==> flow/design.v <==
module ANDarray (regDst, ALUSrc, memToReg, regWrite, memRead, memWrite, branch, ALUOp1, ALUOp2, op);
	input[5:0] op;
	output regDst, ALUSrc, memToReg, regWrite, memRead, memWrite, branch, ALUOp1, ALUOp2;
	wire Rformat, lw, sw, beq;
	assign Rformat = (~op[0]) & (~op[1]) & (~op[2]) & (~op[3]) & (~op[4]) & (~op[5]), lw = (op[0]) & (op[1]) & (~op[2]) & (~op[3]) & (~op[4]) & (op[5]), sw = (op[0]) & (op[1]) & (~op[2]) & (op[3]) & (~op[4]) & (op[5]), beq = (~op[0]) & (~op[1]) & (op[2]) & (~op[3]) & (~op[4]) & (~op[5]);
	assign regDst = Rformat;
	assign ALUSrc = lw | sw;
	assign memToReg =  lw;
	assign regWrite = Rformat | lw;
	assign memRead = lw;
	assign memWrite = sw;
	assign branch = beq;
	assign ALUOp1 = Rformat;
	assign ALUOp2 = beq;
endmodule
module ALUControl(operation, ALUOp, ff);
	input[1:0] ALUOp;
	input [5:0] ff;
	output [2:0] operation;
	wire w0, w1, w2, w3;
	assign w0 = ff[0] | ff[3];
	assign operation[0] = ALUOp[1] & w0;
	assign w1 = ~ff[2];
	assign w2 = ~ALUOp[1];
	assign operation[1] = w2 | w1;
	assign w3 = ff[1] & ALUOp[1];
	assign operation[2] = w3 | ALUOp[0];
endmodule
module ALU32Bit(zero, carryOut, result, a, b, op);
	input [31:0] a, b;
	input [2:0] op;
	output reg [31:0] result;
	output zero, carryOut;
	reg carryOut;
	assign zero = (result == 0) ? 1 : 0;
	always @(a or b or op)
	begin
		carryOut = 1'b0;
		case(op)
			0: result = a & b;
			1: result = a | b;
			2: {carryOut, result[31:0]} = a + b;
			6: {carryOut, result[31:0]} = a - b;
			7: result = a < b ? 1 : 0;
			default: result = 0;
		endcase
	end
endmodule
module ALUUnit(clock, ALUOp, funct, a, b, result, zero, carryOut);
	input clock;
	input [1:0] ALUOp;
	input [5:0] funct;
	input [31:0] a, b;
	output reg [31:0] result;
	output reg zero, carryOut;
	reg [1:0] aluOpQ;
	reg [5:0] functQ;
	reg [31:0] aQ, bQ;
	wire [2:0] operation;
	wire [31:0] aluResult;
	wire aluZero, aluCarry;
	ALUControl ctl(operation, aluOpQ, functQ);
	ALU32Bit alu(aluZero, aluCarry, aluResult, aQ, bQ, operation);
	always @(posedge clock)
	begin
		aluOpQ <= ALUOp;
		functQ <= funct;
		aQ <= a;
		bQ <= b;
		result <= aluResult;
		zero <= aluZero;
		if (operation == 3'd2 || operation == 3'd6)
			carryOut <= aluCarry;
	end
endmodule
* Tool chain data of ALUUnit
The steps from the RTL of ALUUnit to its reports follow in flow order. Line numbers count from 1 in the design file above. The mark n/a stands for no value.
Inputs: top module ALUUnit, clock clock, standard-cell library sky130hd, library corner tt_025C_1v80

* After elaboration
Counts by Yosys on the flattened word-level netlist (proc, flatten, opt, wreduce; memories kept). Register bits leave out memories and registers merged into their read ports (data or address); mux counts leave out enables and synchronous resets folded into registers. Print and check cells are left out. Cells with the same type and inputs are merged into one.
Bit counts: input bits 73, output and inout port bits 34, flip-flop bits (word level) 104, word-level cells 30
Operators by class: add/subtract/negate cells 2, bitwise operators 9, magnitude comparators 1, muxes and demuxes 4, reduce/logical cells 3, equal/unequal tests 4
Operators with widths (count):
- parallel mux 32 bit (select 5 bit) | 1
- adder 32 x 32 -> 33 bit | 1
- subtractor 32 x 32 -> 33 bit | 1
- less-than comparator 32 bit | 1
- AND 32 bit | 1
- OR 32 bit | 1
- zero test 32 bit | 1
- equality test 3 bit (second input constant) | 2
- OR 1 bit | 3
- equality test 3 x 1 -> 1 bit (second input constant) | 1
- equality test 3 x 2 -> 1 bit (second input constant) | 1
- zero test 3 bit | 1
- AND 1 bit | 2
- NOT 1 bit | 2
- parallel mux 1 bit (select 2 bit) | 1
- two-way mux 1 bit | 2
- logical OR 1 bit | 1

* Depth
Yosys ltp: most cells in a row. Word level: on the elaborated netlist, between registers, memories and ports. Mapped: between sequential cells and ports; inverters and the memories' decode and read muxes count.
Depth: depth after elaboration 6, ABC_AREA 0, depth in mapped cells 15, gate-level depth less buffers 14

* Mapped cells and area
The flow's flattened synthesis, as Yosys stat reports it; memories are mapped. The netlist is that of the ABC_AREA named above (0 if unset); the other value can give another one. Totals and module areas in this step are rounded.
Mapped netlist: mapped flip-flops 104, buffers 41, cell area after synthesis 0.0073 mm², sequential part of the area 0.0021 mm², cells in the netlist 882
Cell types:
- sky130_fd_sc_hd__dfxtp_1 | count 103, total area 2.06E+03 µm²
- sky130_fd_sc_hd__ha_1 | count 100, total area 1251.2 µm²
- sky130_fd_sc_hd__a21oi_1 | count 88, total area 440.422 µm²
- sky130_fd_sc_hd__inv_1 | count 90, total area 337.824 µm²
- sky130_fd_sc_hd__nor2_1 | count 71, total area 266.506 µm²
- sky130_fd_sc_hd__nand2_1 | count 50, total area 187.68 µm²
- sky130_fd_sc_hd__o21ai_0 | count 35, total area 175.168 µm²
- sky130_fd_sc_hd__a21o_1 | count 19, total area 142.637 µm²
- sky130_fd_sc_hd__clkbuf_1 | count 30, total area 112.608 µm²
- sky130_fd_sc_hd__o211ai_1 | count 15, total area 112.608 µm²
- sky130_fd_sc_hd__a221oi_1 | count 12, total area 105.101 µm²
- sky130_fd_sc_hd__o221ai_1 | count 12, total area 105.101 µm²
- sky130_fd_sc_hd__o221a_2 | count 9, total area 101.347 µm²
- sky130_fd_sc_hd__nand3_1 | count 20, total area 100.096 µm²
- sky130_fd_sc_hd__a211oi_1 | count 13, total area 97.594 µm²
- sky130_fd_sc_hd__a211o_1 | count 10, total area 87.584 µm²
- sky130_fd_sc_hd__nor3_1 | count 17, total area 85.082 µm²
- sky130_fd_sc_hd__o21bai_1 | count 11, total area 82.579 µm²
Not listed: further types 60, cells in them 177. By module: a second synthesis without flattening, with its own total; a netlist apart from the flattened one above.
Second synthesis, totals: cell total of the unflattened synthesis 828, area total of the unflattened synthesis 0.0071 mm²
Each row is one instance without its submodules.
By module:
- ALU32Bit | times used 1, seq. area 0 mm², area 0.005 mm², cells 718
- ALUUnit | times used 1, seq. area 0.0021 mm², area 0.0021 mm², cells 107
- ALUControl | times used 1, seq. area 0 mm², area 0.000019 mm², cells 3

* Worst setup path after synthesis
Source: OpenSTA report_checks on the synthesized netlist (no wires, ideal clock, input and output delay 20% of the period each), path of least setup slack; recovery checks are left aside. Register names are those of the netlist, which keeps one name where synthesis merged equal registers.
Timing post-synthesis: kind reg-to-reg, start point reg aQ[0], end point reg zero, delay of the path 3.570 ns, arrival time 3.497 ns, path slack 1.430 ns, driving pins on the path 15, path buffers 0, clock period 5.0 ns, synthesis period reached 3.57 ns
"delay of the path" is the arrival time less input delay plus setup time. "driving pins on the path": output pins that drive a net of the path, with the launching flip-flop's if there is one; two outputs of one cell count as two. "synthesis period reached" is the clock period less the worst setup slack; recovery checks do not enter. This is arithmetic on one report: input and output delays are still those of the set period (20% each).
On the way, post-synthesis: cells stage by stage sky130_fd_sc_hd__dfxtp_1 sky130_fd_sc_hd__inv_1 sky130_fd_sc_hd__ha_1 sky130_fd_sc_hd__fa_1 sky130_fd_sc_hd__or2_1 sky130_fd_sc_hd__a2111o_1 sky130_fd_sc_hd__and2_1 sky130_fd_sc_hd__a221oi_2 sky130_fd_sc_hd__o21ai_1 sky130_fd_sc_hd__or4_1 sky130_fd_sc_hd__or4_1 sky130_fd_sc_hd__nor4b_2 sky130_fd_sc_hd__and4b_1 sky130_fd_sc_hd__nand3_1 sky130_fd_sc_hd__nor3_2
Ends and longest elaborated chain, post-synthesis:
- start, declared | line 58 | reg [31:0] aQ, bQ;
- start, assigned | line 68 | aQ <= a;
- end, assigned | line 71 | zero <= aluZero;
- end, declared | line 55 | output reg zero, carryOut;
No chain of elaborated cells between the ends is given. Some nets on the timed path still bear RTL names; the line given drives or declares the net.
Nets with RTL names, path post-synthesis:
- alu.result[6] | line 39 | case(op)

* Timing after layout
Path of least setup slack in the final report of run B (OpenROAD, finished layout, wires in). Where an end is a register, its clock arrival counts in the times.
Timing post-layout: kind reg-to-reg, start point reg aQ[4], end point reg zero, arrival time 4.63 ns, clock period 5.72 ns, path slack 1.38 ns, path buffers 0, driving pins on the path 14
On the way, post-layout: cells stage by stage sky130_fd_sc_hd__dfxtp_1 sky130_fd_sc_hd__inv_1 sky130_fd_sc_hd__ha_1 sky130_fd_sc_hd__a21oi_1 sky130_fd_sc_hd__o211ai_1 sky130_fd_sc_hd__a21o_1 sky130_fd_sc_hd__o21a_1 sky130_fd_sc_hd__a2111oi_0 sky130_fd_sc_hd__nor3_1 sky130_fd_sc_hd__a2111oi_0 sky130_fd_sc_hd__nor2_1 sky130_fd_sc_hd__a2111oi_0 sky130_fd_sc_hd__nor2_1 sky130_fd_sc_hd__nor3_2
Ends and longest elaborated chain, post-layout:
- start, declared | line 58 | reg [31:0] aQ, bQ;
- start, assigned | line 68 | aQ <= a;
- end, assigned | line 71 | zero <= aluZero;
- end, declared | line 55 | output reg zero, carryOut;
No chain of elaborated cells between the ends is given. Some nets on the timed path still bear RTL names; the line given drives or declares the net.
Nets with RTL names, path post-layout:
- alu.result[31] | line 39 | case(op)

Appendix: measured runs

Measured data: module ALUUnit, platform sky130hd, 6 stored runs of the flow under differing settings, order arbitrary. Input and output delays are each 20% of the period that was set; the output load is 0.01 pF.
By "clock period achieved" is meant the clock period of the run minus its worst setup slack. This is arithmetic on one report: input and output delays are still those of the set period (20% each).
"time on the worst setup path" means the part of the period allowed to the worst setup path (the constraints hold back 20% at inputs and 20% at outputs) less its slack; where the path has registers, the arrival times of their clocks count too.
"power consumption" rests on the timing tool's default activity at the inputs, not on a simulated workload.
Measured values are rounded.

* Run A | settings: ABC_AREA 1; CAP_MARGIN 15; CELL_PAD_IN_SITES_GLOBAL_PLACEMENT 1; CORE_ASPECT_RATIO 1.28; CORE_MARGIN 8; CORE_UTILIZATION 54; CTS_CLUSTER_DIAMETER 181; CTS_CLUSTER_SIZE 45; GPL_ROUTABILITY_DRIVEN 0; GPL_TIMING_DRIVEN 0; HOLD_SLACK_MARGIN 0.25; MAX_ROUTING_LAYER met4; SETUP_SLACK_MARGIN 1.1; period_ns 5.0; SLEW_MARGIN 20 | incomplete, placement halted on GPL-0301
* Run B | settings: CORE_UTILIZATION 40; period_ns 5.72; CAP_MARGIN 20; CORE_MARGIN 2; SLEW_MARGIN 20 | results: summed negative setup slack 0.000 ns; power consumption 2,200 uW; setup slack of the worst path 1.4 ns; clock period achieved 4.337 ns; synthesis area 0.0073 mm²; overall die area 0.019 mm²; time on the worst setup path 4.34 ns; worst path kind reg-to-reg; standard-cell area after layout 0.0088 mm²; worst hold slack 0.64 ns; final utilization 49%
* Run C | settings: ABC_AREA 0; CAP_MARGIN 15; CELL_PAD_IN_SITES_DETAIL_PLACEMENT 1; CELL_PAD_IN_SITES_GLOBAL_PLACEMENT 2; CORE_ASPECT_RATIO 0.6; CORE_MARGIN 7; CORE_UTILIZATION 55; CTS_CLUSTER_DIAMETER 192; GPL_ROUTABILITY_DRIVEN 1; GPL_TIMING_DRIVEN 1; HOLD_SLACK_MARGIN 0.15; MAX_ROUTING_LAYER met4; MIN_ROUTING_LAYER met1; PLACE_DENSITY_LB_ADDON 0.13; TNS_END_PERCENT 95; period_ns 6.93; SLEW_MARGIN 20 | incomplete, placement halted on FLW-0024
* Run D | settings: ABC_AREA 1; CELL_PAD_IN_SITES_GLOBAL_PLACEMENT 1; CORE_ASPECT_RATIO 1.28; CORE_MARGIN 8; CTS_CLUSTER_DIAMETER 181; GPL_ROUTABILITY_DRIVEN 0; GPL_TIMING_DRIVEN 0; HOLD_SLACK_MARGIN 0.25; MAX_ROUTING_LAYER met4; SETUP_SLACK_MARGIN 1.1; period_ns 5.0; CAP_MARGIN 20; CORE_UTILIZATION 40; SLEW_MARGIN 20 | results: summed negative setup slack 0.000 ns; power consumption 2,500 uW; setup slack of the worst path 1.8 ns; clock period achieved 3.218 ns; synthesis area 0.0089 mm²; overall die area 0.027 mm²; time on the worst setup path 3.22 ns; worst path kind reg-to-reg; standard-cell area after layout 0.011 mm²; worst hold slack 0.70 ns; final utilization 48%
* Run E | settings: CAP_MARGIN 30; CORE_MARGIN 6; CORE_UTILIZATION 61; CTS_CLUSTER_DIAMETER 328; CTS_CLUSTER_SIZE 48; MAX_ROUTING_LAYER met4; SETUP_SLACK_MARGIN 0.96; period_ns 4.13; SLEW_MARGIN 20 | results: summed negative setup slack 0.000 ns; power consumption 3,200 uW; setup slack of the worst path 0.15 ns; clock period achieved 3.976 ns; synthesis area 0.0073 mm²; overall die area 0.015 mm²; time on the worst setup path 3.98 ns; worst path kind reg-to-reg; standard-cell area after layout 0.0094 mm²; worst hold slack 0.71 ns; final utilization 82%
* Run F | settings: ABC_AREA 0; CORE_ASPECT_RATIO 0.89; CORE_UTILIZATION 59; CTS_CLUSTER_SIZE 24; GPL_TIMING_DRIVEN 1; HOLD_SLACK_MARGIN -0.04; PLACE_DENSITY 0.91; SETUP_SLACK_MARGIN 0.96; SLEW_MARGIN 10; period_ns 5.73; CAP_MARGIN 20; CORE_MARGIN 2 | results: summed negative setup slack 0.000 ns; power consumption 2,200 uW; setup slack of the worst path 1.5 ns; clock period achieved 4.244 ns; synthesis area 0.0073 mm²; overall die area 0.013 mm²; time on the worst setup path 4.24 ns; worst path kind reg-to-reg; standard-cell area after layout 0.0087 mm²; worst hold slack 0.69 ns; final utilization 72%
